==> flow/design.v <==
`timescale 1ns / 1ps
module clockDivider(input clk, rst, output reg clk_out, output tick);
reg [31:0] count; 
parameter n = 20;
always @ (posedge(clk), posedge(rst)) begin 
if (rst == 1'b1)
count <= 32'b0;
else if (count == n-1)
count <= 32'b0;
else
count <= count + 1;
end
always @ (posedge(clk), posedge(rst)) begin
if (rst == 1'b1)
clk_out <= 1'b0;
else if (count == n-1)
  clk_out <= ~clk_out;
else
 clk_out <= clk_out;
end
assign tick = (count == n-1) & ~clk_out;
endmodule
`timescale 1ns / 1ps
module refreshCounter(
input clk,
input rst,
input en,
output reg[1:0] refreshcounter
    );
    always@(posedge clk, posedge rst)
    if (rst)
    refreshcounter <= 2'd0;
    else if (en)
    refreshcounter <= refreshcounter +1; 
endmodule
`timescale 1ns / 1ps
module anodeControl(
input [1:0] refreshcounter,
output reg [3:0] anode
    );
    always @(refreshcounter)
    begin 
    case(refreshcounter)
    2'b00:
      anode= 4'b1110;
    2'b01:
      anode= 4'b1101;
    2'b10:
      anode= 4'b1011;
    2'b11:
      anode= 4'b0111;
      endcase
      end
endmodule
`timescale 1ns / 1ps
module increment(
input clk,
input rst,
input en,
input button,
output reg [3:0]in 
    );
        reg push_f;
       reg push_sync;
       reg push_sync_f;
       wire push_edge;
       always@(posedge clk, posedge rst) begin
       if (rst) begin
           push_f <= 1'b0;
           push_sync <= 1'b0;
       end else if (en) begin
           push_f <= button;
           push_sync <= push_f;    
       end
       end
       always @(posedge clk, posedge rst) begin
       if (rst) begin
           push_sync_f <= 1'b0;
       end else if (en) begin
           push_sync_f <= push_sync;
           end
       end
       assign push_edge = push_sync & ~push_sync_f;
       always @(posedge clk, posedge rst)
       begin
       if(rst)begin
       in<=0;
       end
       else if (en && push_edge)
       begin
          if (in!=9)
          in<=in+1;
          else
          in<=0;
          end
      end
endmodule
module operations(
input clk,
input en,
input [4:0] operation,
input reset,
input [3:0] dig1, dig2, dig3, dig4,
output reg [13:0] result,
output reg  negative_sign,
output reg dot
    );
    reg [7:0] num1, num2;
    always @(posedge clk) begin
      if (en) begin
        if (reset == 1) begin
            num1 <= 0;
            num2 <= 0;
        end
        else begin
            num1 <= (dig1 * 10) + dig2;
            num2 <= (dig3 * 10) + dig4;
        end
      end
    end
    always @(posedge (clk))
     begin
      if (en) begin
        if (reset == 1) begin
            result <= 16'b0;
             negative_sign <= 0;
             dot<=0;
        end
        else if (operation[0] == 1) begin     
            result <= num1 + num2;
             negative_sign <= 0;
             dot<=1;
        end
        else if (operation[1] == 1) begin     
          if (num1==num2) begin
                      result <= 0;
                      negative_sign <= 0;
                      dot<=1;
                  end
            if (num1>num2) begin
                result <= num1 - num2;
                negative_sign <= 0;
                dot<=1;
            end
            if (num2>num1) begin
                result <= num2 - num1;
                negative_sign <=  1;
                dot<=1;
            end
        end
        else if (operation[2] == 1) begin     
            result <= num1 * num2;
             negative_sign <= 0;
             dot<=1;
        end
        else if (operation[3] == 1) begin     
            result <= (num2 == 0) ? 14'd0 : num1 / num2;
             negative_sign <= 0;
            dot<=1;
        end
         else if (operation[4] == 1) begin     
                   result<= (num1 *100) + num2;
                    negative_sign <= 0;
                   dot<=0;
               end
        else
        begin
        result<= (num1 *100) + num2;
        negative_sign <= 0;
        dot<=0;
        end
      end
   end
endmodule
`timescale 1ns / 1ps
module seperate_results(input clk,
input en,
input [13:0] result,
output reg [3:0] final1, final2, final3, final4
    );
    always @(posedge clk) begin
        if (en) begin
        final1<= (result)%10;
        final2<= (result/10)%10;
        final3<= (result/100)%10;
        final4<= (result/1000)%10;
        end
    end
endmodule
module seven_seg(
input clk,
input rst,
input en,
input [3:0] in,
input dot,
output reg [7:0] out
    );
    always @(posedge(clk)) begin
                  if (en) begin
                    case(in)
                        4'b0000:             
                        out[6:0] <= 7'b0000001;    
                        4'b0001:             
                         out[6:0] <= 7'b1001111;
                        4'b0010:             
                         out[6:0] <= 7'b0010010; 
                        4'b0011:             
                         out[6:0] <= 7'b0000110;
                        4'b0100:             
                         out[6:0] <= 7'b1001100;
                        4'b0101:             
                         out[6:0] <= 7'b0100100;
                        4'b0110:             
                         out[6:0] <= 7'b0100000;
                        4'b0111:             
                         out[6:0] <= 7'b0001111;
                        4'b1000:             
                         out[6:0] <= 7'b0000000;
                        4'b1001:             
                         out[6:0] <= 7'b0000100;
                        4'b1010: 
                         out[6:0] <= 7'b1111110;                        
                        default:
                         out[6:0] <= out[6:0];
                    endcase 
                    out[7] <= dot;
                  end
    end
endmodule
`timescale 1ns / 1ps
module BCDcontrol(
input [7:0] digit1,
input [7:0] digit2,
input [7:0] digit3,
input [7:0] digit4,
input [1:0] refreshcounter,
output reg [7:0] outDigit
    );
    always @(*)
        begin 
        case(refreshcounter)
        2'd0:
          outDigit= digit1;
        2'd1:
          outDigit= digit2;
        2'd2:
          outDigit= digit3;
        2'd3:
          outDigit= digit4;
          endcase
          end
endmodule
module topmodule( input clk,
input rst,
output [3:0] anode,
output [7:0] cathode,
input B1, B2, B3, B4,
input [4:0] operation);
wire refreshclock;
wire refreshtick;
wire [1:0] refreshcounter;
wire [3:0] digit1;
wire [3:0] digit2;
wire [3:0] digit3;
wire [3:0] digit4;
wire [7:0] digit1disp;
wire [7:0] digit2disp;
wire [7:0] digit3disp;
wire [7:0] digit4disp;
wire dot;
wire [3:0] final1, final2, final3, final4; 
wire [13:0] result;     
wire negative_sign;                
clockDivider refreshclockGenerator( .clk(clk),.clk_out(refreshclock),.tick(refreshtick),.rst(rst));
refreshCounter counter(.clk(clk),.rst(rst),.en(refreshtick),.refreshcounter(refreshcounter));
anodeControl anodeControl(.refreshcounter(refreshcounter),.anode(anode));
increment case1(.clk(clk), .en(refreshtick), .rst(rst),.button(B1),.in(digit1));
increment case2(.clk(clk), .en(refreshtick), .rst(rst),.button(B2),.in(digit2));
increment case3(.clk(clk), .en(refreshtick), .rst(rst),.button(B3),.in(digit3));
increment case4(.clk(clk), .en(refreshtick), .rst(rst),.button(B4),.in(digit4));
operations operate(.clk(clk), .en(refreshtick),.operation(operation), .reset(rst), .dig1(digit1), .dig2(digit2), .dig3(digit3),.dig4(digit4), .result(result), .negative_sign(negative_sign),.dot(dot));
seperate_results seperate(.clk(clk), .en(refreshtick), .result(result), .final1(final1), .final2(final2), .final3(final3), .final4(final4));
seven_seg display1(.clk(clk), .en(refreshtick),.in(final1),.dot(1'b1),.rst(rst),.out(digit1disp));
seven_seg display2(.clk(clk), .en(refreshtick),.in(final2),.dot(1'b1),.rst(rst),.out(digit2disp));
seven_seg display3(.clk(clk), .en(refreshtick),.in(final3),.dot(dot),.rst(rst),.out(digit3disp));
seven_seg display4(.clk(clk), .en(refreshtick),.in((negative_sign) ? 4'b1010 : final4),.dot(1'b1),.rst(rst),.out(digit4disp)); 
BCDcontrol control(.digit1(digit1disp), .digit2(digit2disp),.digit3(digit3disp), .digit4(digit4disp),.refreshcounter(refreshcounter),.outDigit(cathode));
endmodule
Ticket comment

From RTL to reports: topmodule
Module topmodule before and after one edit of its RTL, step after step.
Lines under "orig" count in the file above, lines under "edited" in the edited file.
"change" is "edited" less "orig", of the values as shown; "rel_change_pct" is that difference over "orig", in percent.
Cell names lack the library's common part.
{ "inputs": {"design": "topmodule", "clock_port": "clk", "cell_library": "sky130hd", "corner": "tt_025C_1v80"} }

Diff
The edit as a unified diff against the file above.
The edited RTL no longer does the same as the RTL above: the edit was made by script, with no optimisation intended.
begin of diff
@@ -160,5 +160,5 @@
         end
          else if (operation[4] == 1) begin     
-                   result<= (num1 *100) + num2;
+                   result<= (num1 *100) | num2;
                     negative_sign <= 0;
                    dot<=0;
end of diff

After elaboration
Yosys after proc, flatten, opt, wreduce and memory -nomap, before mapping. Memory bits, and registers merged into a memory's read port (data or address), are not among the register bits. Print and check cells are not counted. Equal cells are merged and count once.
{ "word_totals": {"columns": ["element", "orig", "edited", "change", "rel_change_pct"], "rows": [
  ["inputBits", 11, 11, 0, 0.00],
  ["reg_bits", 140, 140, 0, 0.00],
  ["out_inout_bits", 12, 12, 0, 0.00]
]} }
{ "classes": {"columns": ["element", "orig", "edited", "change", "rel_change_pct"], "rows": [
  ["multipliers", 4, 4, 0, 0.00],
  ["n_addsub", 12, 12, 0, 0.00],
  ["div_mod_pow", 8, 8, 0, 0.00],
  ["reduce_logical", 20, 20, 0, 0.00],
  ["n_mux", 30, 31, 1, 3.33],
  ["eq_ne", 50, 50, 0, 0.00],
  ["n_cmp", 2, 2, 0, 0.00],
  ["n_logic", 11, 12, 1, 9.09]
]} }
{ "ops": {"columns": ["cell", "orig", "edited", "change", "rel_change_pct"], "rows": [
  ["14-bit two-way mux", 8, 9, 1, 12.50],
  ["14-bit by 8-bit OR with 14-bit output", 0, 1, 1, null]
]} }
Operator kinds equal on both sides are left out: 42.

Depth
Longest topological path by Yosys (ltp), each cell counted once; first at word level (registers and memories cut), then after technology mapping (sequential cells cut; the memories' decode and read muxes count).
{ "logic_depth": {"columns": ["element", "orig", "edited", "change", "rel_change_pct"], "rows": [
  ["depth_word", 6, 7, 1, 16.67],
  ["abc_area", "0", "0", null, null],
  ["mapped_depth", 143, 146, 3, 2.10],
  ["depth_no_buf", 137, 137, 0, 0.00]
]} }

Mapped cells and area
Source: synth_stat.txt of the flow (Yosys; design flattened, memories mapped). It holds for the ABC_AREA given above (unset counts as 0); a run with the other value may have another netlist.
{ "by_type": {"columns": ["type", "orig", "edited", "change", "rel_change_pct"], "rows": [
  ["nand2_1", 190, 219, 29, 15.26],
  ["nand3_1", 60, 77, 17, 28.33],
  ["xnor2_1", 125, 112, -13, -10.40],
  ["a21oi_1", 147, 158, 11, 7.48],
  ["and2_1", 24, 13, -11, -45.83],
  ["a21o_1", 42, 51, 9, 21.43],
  ["nor3_1", 120, 128, 8, 6.67],
  ["clkbuf_1", 81, 89, 8, 9.88],
  ["inv_1", 153, 160, 7, 4.58],
  ["mux2_2", 49, 42, -7, -14.29],
  ["nor4_1", 22, 15, -7, -31.82],
  ["ha_1", 212, 218, 6, 2.83],
  ["a211oi_1", 32, 26, -6, -18.75],
  ["mux2i_1", 31, 25, -6, -19.35],
  ["o2111ai_1", 8, 2, -6, -75.00],
  ["nor3_2", 7, 1, -6, -85.71],
  ["a2bb2oi_1", 6, 0, -6, -100.00],
  ["a311oi_1", 2, 8, 6, 300.00]
]} }
Cell types equal on both sides are left out: 28.
Not every row of either side is listed.
{ "mapped": {"columns": ["element", "orig", "edited", "change", "rel_change_pct"], "rows": [
  ["buffers", 120, 136, 16, 13.33],
  ["yosys_area_um2", 20385.8, 20787.4, 401.6, 1.97],
  ["stdcells", 2530, 2602, 72, 2.85],
  ["seqArea_um2", 3888.7, 3888.7, 0.0, 0.00],
  ["ff_cells", 140, 140, 0, 0.00]
]} }
The figures by module come from a second, unflattened synthesis with its own total; it is not the netlist above.
{ "unflattened": {"columns": ["element", "orig", "edited", "change", "rel_change_pct"], "rows": [
  ["hier_cells", 2640, 2713, 73, 2.77],
  ["area_unflattened_um2", 21539.4, 22195.0, 655.6, 3.04]
]} }
Rows give one instance, submodules left out.
{ "modules_orig": {"columns": ["module", "n_inst", "mod_area_um2", "cells"], "rows": [
  ["operations", 1, 10239.8, 1285],
  ["seperate_results", 1, 6548.8, 965],
  ["seven_seg", 4, 409.1, 31],
  ["clockDivider", 1, 1570.3, 133],
  ["increment", 4, 305.3, 27],
  ["BCDcontrol", 1, 196.4, 10],
  ["refreshCounter", 1, 75.1, 6],
  ["topmodule", 1, 28.8, 5],
  ["anodeControl", 1, 22.5, 4]
]} }
{ "modules_edited": {"columns": ["module", "n_inst", "mod_area_um2", "cells"], "rows": [
  ["operations", 1, 10895.4, 1358],
  ["seperate_results", 1, 6548.8, 965],
  ["seven_seg", 4, 409.1, 31],
  ["clockDivider", 1, 1570.3, 133],
  ["increment", 4, 305.3, 27],
  ["BCDcontrol", 1, 196.4, 10],
  ["refreshCounter", 1, 75.1, 6],
  ["topmodule", 1, 28.8, 5],
  ["anodeControl", 1, 22.5, 4]
]} }

Worst setup path after synthesis
OpenSTA on the mapped netlist: ideal clock, no wires. The path of least setup slack (recovery checks aside). Input and output delay are each 20% of the period. Register names are those of the netlist, which keeps one name where synthesis merged equal registers.
{ "synth_path": {"columns": ["element", "orig", "edited", "change", "rel_change_pct"], "rows": [
  ["path_kind", "reg-to-reg", "reg-to-reg", null, null],
  ["from", "register operate.num2[6]", "register operate.num1[6]", null, null],
  ["to", "register operate.result[0]", "register operate.result[0]", null, null],
  ["tclk_ns", 32.0, 32.0, 0.0, 0.00],
  ["path_buffers", 6, 10, 4, 66.67],
  ["t_first_pin_ns", 0.000, 0.000, 0.000, null],
  ["setup_ns", 0.269, 0.270, 0.001, null],
  ["t_arrival_ns", 26.121, 25.890, -0.231, -0.88],
  ["path_delay_ns", 26.390, 26.160, -0.230, -0.87],
  ["path_stages", 135, 141, 6, 4.44],
  ["setup_slack_ns", 5.611, 5.840, 0.229, null],
  ["synth_period_reached_ns", 26.389, 26.16, -0.229, -0.87]
]} }
"path_delay_ns" is the arrival time less input delay plus setup time.
"path_stages" counts driving pins, that of a launching flip-flop among them; a cell with two outputs on the path counts twice.
"synth_period_reached_ns" = period - worst setup slack (recovery checks aside). The figure is calculated, with input and output delays left at 20% of the set period.
Between the ends stands the longest chain of elaborated cells between them, by number of cells; it is not shown to be the way that was timed. Of several equally long chains one is given.
A line is the first line of the expression or statement that the cell stems from. Yosys adds cells for indexed reads and writes and turns some case tables into memories.
At most two assigning lines are given for a register; there are more.
orig: Ways into the end's enable are left out, as the timed path ends at the data pin.
{ "synth_between_orig": {"path_cell_list": "edfxtp_1 clkbuf_1 or4_1 nor4_1 nand3_1 inv_1 ha_1 o21ai_0 a2111oi_0 a41oi_1 inv_1 ha_1 o21a_1 o21a_1 o211ai_1 mux2i_1 ha_1 o21a_1 (+99 left out) inv_1 nand3_1 nor4_1 clkbuf_1 mux2_2 ha_1 a21boi_0 o21ai_0 nand2b_1 a21oi_1 nor2b_1 o21ai_0 nand2b_1 a2111oi_0 and4b_1 o22ai_1 mux2i_1 o31ai_1", "elab_chain_cells": 6} }
{ "synth_lines_orig": {"columns": ["element", "line_no", "source"], "rows": [
  ["start, declared", 108, "reg [7:0] num1, num2;"],
  ["start, assigned", 113, "num2 <= 0;"],
  ["start, assigned", 117, "num2 <= (dig3 * 10) + dig4;"],
  ["8-bit by 8-bit divider with 14-bit output", 157, "result <= (num2 == 0) ? 14'd0 : num1 / num2;"],
  ["14-bit two-way mux", 157, null],
  ["14-bit two-way mux", 156, "else if (operation[3] == 1) begin"],
  ["14-bit two-way mux", 151, "else if (operation[2] == 1) begin"],
  ["14-bit two-way mux", 134, "else if (operation[1] == 1) begin"],
  ["14-bit two-way mux", 129, "else if (operation[0] == 1) begin"],
  ["end, assigned", 130, "result <= num1 + num2;"],
  ["end, assigned", 141, "result <= num1 - num2;"],
  ["end, declared", 104, "output reg [13:0] result,"]
]} }
edited: Ways into the end's enable are left out, as the timed path ends at the data pin.
{ "synth_between_edited": {"path_cell_list": "edfxtp_1 clkbuf_1 inv_1 ha_1 nor3b_1 a21oi_1 nand3_1 inv_1 ha_1 o21a_1 o2111a_1 mux2i_1 ha_1 o21a_1 o21a_1 o211ai_1 nand3_1 o21ai_0 (+105 left out) clkbuf_1 clkbuf_1 mux2i_1 ha_1 o21ai_0 a21boi_0 o21ai_0 nand2b_1 a21oi_1 nor2b_1 o21ai_0 nand2b_1 a21oi_1 o211ai_1 o211ai_1 o21ai_0 o211ai_1 a21oi_1", "elab_chain_cells": 6} }
{ "synth_lines_edited": {"columns": ["element", "line_no", "source"], "rows": [
  ["start, declared", 108, "reg [7:0] num1, num2;"],
  ["start, assigned", 112, "num1 <= 0;"],
  ["start, assigned", 116, "num1 <= (dig1 * 10) + dig2;"],
  ["8-bit by 8-bit divider with 14-bit output", 157, "result <= (num2 == 0) ? 14'd0 : num1 / num2;"],
  ["14-bit two-way mux", 157, null],
  ["14-bit two-way mux", 156, "else if (operation[3] == 1) begin"],
  ["14-bit two-way mux", 151, "else if (operation[2] == 1) begin"],
  ["14-bit two-way mux", 134, "else if (operation[1] == 1) begin"],
  ["14-bit two-way mux", 129, "else if (operation[0] == 1) begin"],
  ["end, assigned", 130, "result <= num1 + num2;"],
  ["end, assigned", 141, "result <= num1 - num2;"],
  ["end, declared", 104, "output reg [13:0] result,"]
]} }

Path in the finished layout
Path of least setup slack in the final report of the runs of pair A (OpenROAD, finished layout, wires in). Where an end is a register, its clock arrival counts in the times.
{ "layout_path": {"columns": ["element", "orig", "edited", "change", "rel_change_pct"], "rows": [
  ["path_kind", "reg-to-reg", "reg-to-reg", null, null],
  ["from", "register operate.num1[5]", "register operate.num2[6]", null, null],
  ["to", "register operate.result[0]", "register operate.result[0]", null, null],
  ["setup_ns", 0.26, 0.26, 0.00, null],
  ["path_buffers", 3, 1, -2, -66.67],
  ["setup_slack_ns", 2.69, 2.61, -0.08, null],
  ["t_arrival_ns", 29.47, 29.56, 0.09, 0.31],
  ["t_first_pin_ns", 0.42, 0.43, 0.01, 2.38],
  ["tclk_ns", 32.0, 32.0, 0.0, 0.00],
  ["path_stages", 136, 132, -4, -2.94]
]} }
Between the ends stands the longest chain of elaborated cells between them, by number of cells; it is not shown to be the way that was timed. Of several equally long chains one is given.
At most two assigning lines are given for a register; there are more.
orig: Ways into the end's enable are left out, as the timed path ends at the data pin.
{ "layout_between_orig": {"path_cell_list": "edfxtp_1 inv_1 ha_1 nor3b_1 nor4b_1 nand2_1 inv_1 ha_1 o21ai_0 a211o_1 a41oi_1 inv_1 ha_1 o21a_1 o21a_1 o211ai_1 mux2i_1 ha_1 (+100 left out) inv_1 nand3_1 nor4_2 buf_4 mux2_2 ha_1 a21boi_0 o21ai_0 nand2b_1 a21oi_1 nor2b_1 o21ai_0 nand2b_1 a2111oi_0 and4b_1 o22ai_1 mux2i_1 o31ai_1", "elab_chain_cells": 6} }
{ "layout_lines_orig": {"columns": ["element", "line_no", "source"], "rows": [
  ["start, declared", 108, "reg [7:0] num1, num2;"],
  ["start, assigned", 112, "num1 <= 0;"],
  ["start, assigned", 116, "num1 <= (dig1 * 10) + dig2;"],
  ["8-bit by 8-bit divider with 14-bit output", 157, "result <= (num2 == 0) ? 14'd0 : num1 / num2;"],
  ["14-bit two-way mux", 157, null],
  ["14-bit two-way mux", 156, "else if (operation[3] == 1) begin"],
  ["14-bit two-way mux", 151, "else if (operation[2] == 1) begin"],
  ["14-bit two-way mux", 134, "else if (operation[1] == 1) begin"],
  ["14-bit two-way mux", 129, "else if (operation[0] == 1) begin"],
  ["end, assigned", 130, "result <= num1 + num2;"],
  ["end, assigned", 141, "result <= num1 - num2;"],
  ["end, declared", 104, "output reg [13:0] result,"]
]} }
edited: Ways into the end's enable are left out, as the timed path ends at the data pin.
{ "layout_between_edited": {"path_cell_list": "edfxtp_1 nor4_2 nand4_1 a21oi_1 nand3_1 inv_1 ha_1 o21a_1 o2111a_1 mux2i_1 ha_1 o21a_1 o21a_1 o211ai_1 nand3_1 o21ai_0 ha_1 o21a_1 (+96 left out) nor2_1 and3_1 mux2i_1 ha_1 o21ai_0 a21boi_0 o21ai_0 nand2b_1 a21oi_1 nor2b_1 o21ai_0 nand2b_1 a21oi_1 o211ai_1 o211ai_1 o21ai_0 o211ai_1 a21oi_1", "elab_chain_cells": 6} }
{ "layout_lines_edited": {"columns": ["element", "line_no", "source"], "rows": [
  ["start, declared", 108, "reg [7:0] num1, num2;"],
  ["start, assigned", 113, "num2 <= 0;"],
  ["start, assigned", 117, "num2 <= (dig3 * 10) + dig4;"],
  ["8-bit by 8-bit divider with 14-bit output", 157, "result <= (num2 == 0) ? 14'd0 : num1 / num2;"],
  ["14-bit two-way mux", 157, null],
  ["14-bit two-way mux", 156, "else if (operation[3] == 1) begin"],
  ["14-bit two-way mux", 151, "else if (operation[2] == 1) begin"],
  ["14-bit two-way mux", 134, "else if (operation[1] == 1) begin"],
  ["14-bit two-way mux", 129, "else if (operation[0] == 1) begin"],
  ["end, assigned", 130, "result <= num1 + num2;"],
  ["end, assigned", 141, "result <= num1 - num2;"],
  ["end, declared", 104, "output reg [13:0] result,"]
]} }

Measured runs
Runs of the flow (Yosys, OpenROAD) on both versions; the two runs of a pair have the same settings. The constraints put input and output delay at 20% of the set period each and load the outputs with 0.01 pF.
{ "settings_pair_A": {"CORE_UTILIZATION": 40, "period_ns": 32.0, "CAP_MARGIN": 20, "CORE_MARGIN": 2, "SLEW_MARGIN": 20} }
{ "results_pair_A": {"columns": ["element", "orig", "edited", "change", "rel_change_pct"], "rows": [
  ["synth_chip_area_um2", 20385.8, 20787.4, 401.6, 1.97],
  ["finish.utilization_pct", 43.2, 43.1, -0.1, null],
  ["power_total_mw", 0.3895, 0.3922, 0.0027, 0.69],
  ["timing.setup.tns_ns", 0.000, 0.000, 0.000, null],
  ["holdWs_ns", 0.433, 0.463, 0.030, null],
  ["design.die.area_um2", 52787.4, 53807.8, 1020.4, 1.93],
  ["timing.setup.ws_ns", 2.687, 2.609, -0.078, null],
  ["final_cell_area_um2", 21737.1, 22096.2, 359.1, 1.65],
  ["achieved_clock_period_ns", 29.313, 29.391, 0.078, 0.27]
]} }
{ "settings_pair_B": {"CELL_PAD_IN_SITES_DETAIL_PLACEMENT": 2, "CELL_PAD_IN_SITES_GLOBAL_PLACEMENT": 3, "CORE_ASPECT_RATIO": 0.67, "CORE_UTILIZATION": 18, "MAX_ROUTING_LAYER": "met5", "MIN_ROUTING_LAYER": "met2", "PLACE_DENSITY": 0.42, "SETUP_SLACK_MARGIN": 5.0, "SLEW_MARGIN": 30, "period_ns": 23.5, "CAP_MARGIN": 20, "CORE_MARGIN": 2} }
{ "results_pair_B": {"columns": ["element", "orig", "edited", "change", "rel_change_pct"], "rows": [
  ["synth_chip_area_um2", 20385.8, 20787.4, 401.6, 1.97],
  ["finish.utilization_pct", 22.9, 22.9, 0.0, null],
  ["power_total_mw", 0.5440, 0.5816, 0.0376, 6.91],
  ["timing.setup.tns_ns", -2.625, -0.764, 1.861, null],
  ["holdWs_ns", 0.454, 0.483, 0.029, null],
  ["design.die.area_um2", 116017.0, 118275.0, 2258.0, 1.95],
  ["timing.setup.ws_ns", -2.142, -0.764, 1.378, null],
  ["final_cell_area_um2", 25848.5, 26305.2, 456.7, 1.77],
  ["achieved_clock_period_ns", 25.642, 24.264, -1.378, -5.37]
]} }
"achieved_clock_period_ns": clock period set for the run, less the worst setup slack. It is reckoned from that one timing run; input and output delays stay at 20% of the period that was set.
"power_total_mw" rests on the timing tool's default activity at the inputs, not on a simulated workload.
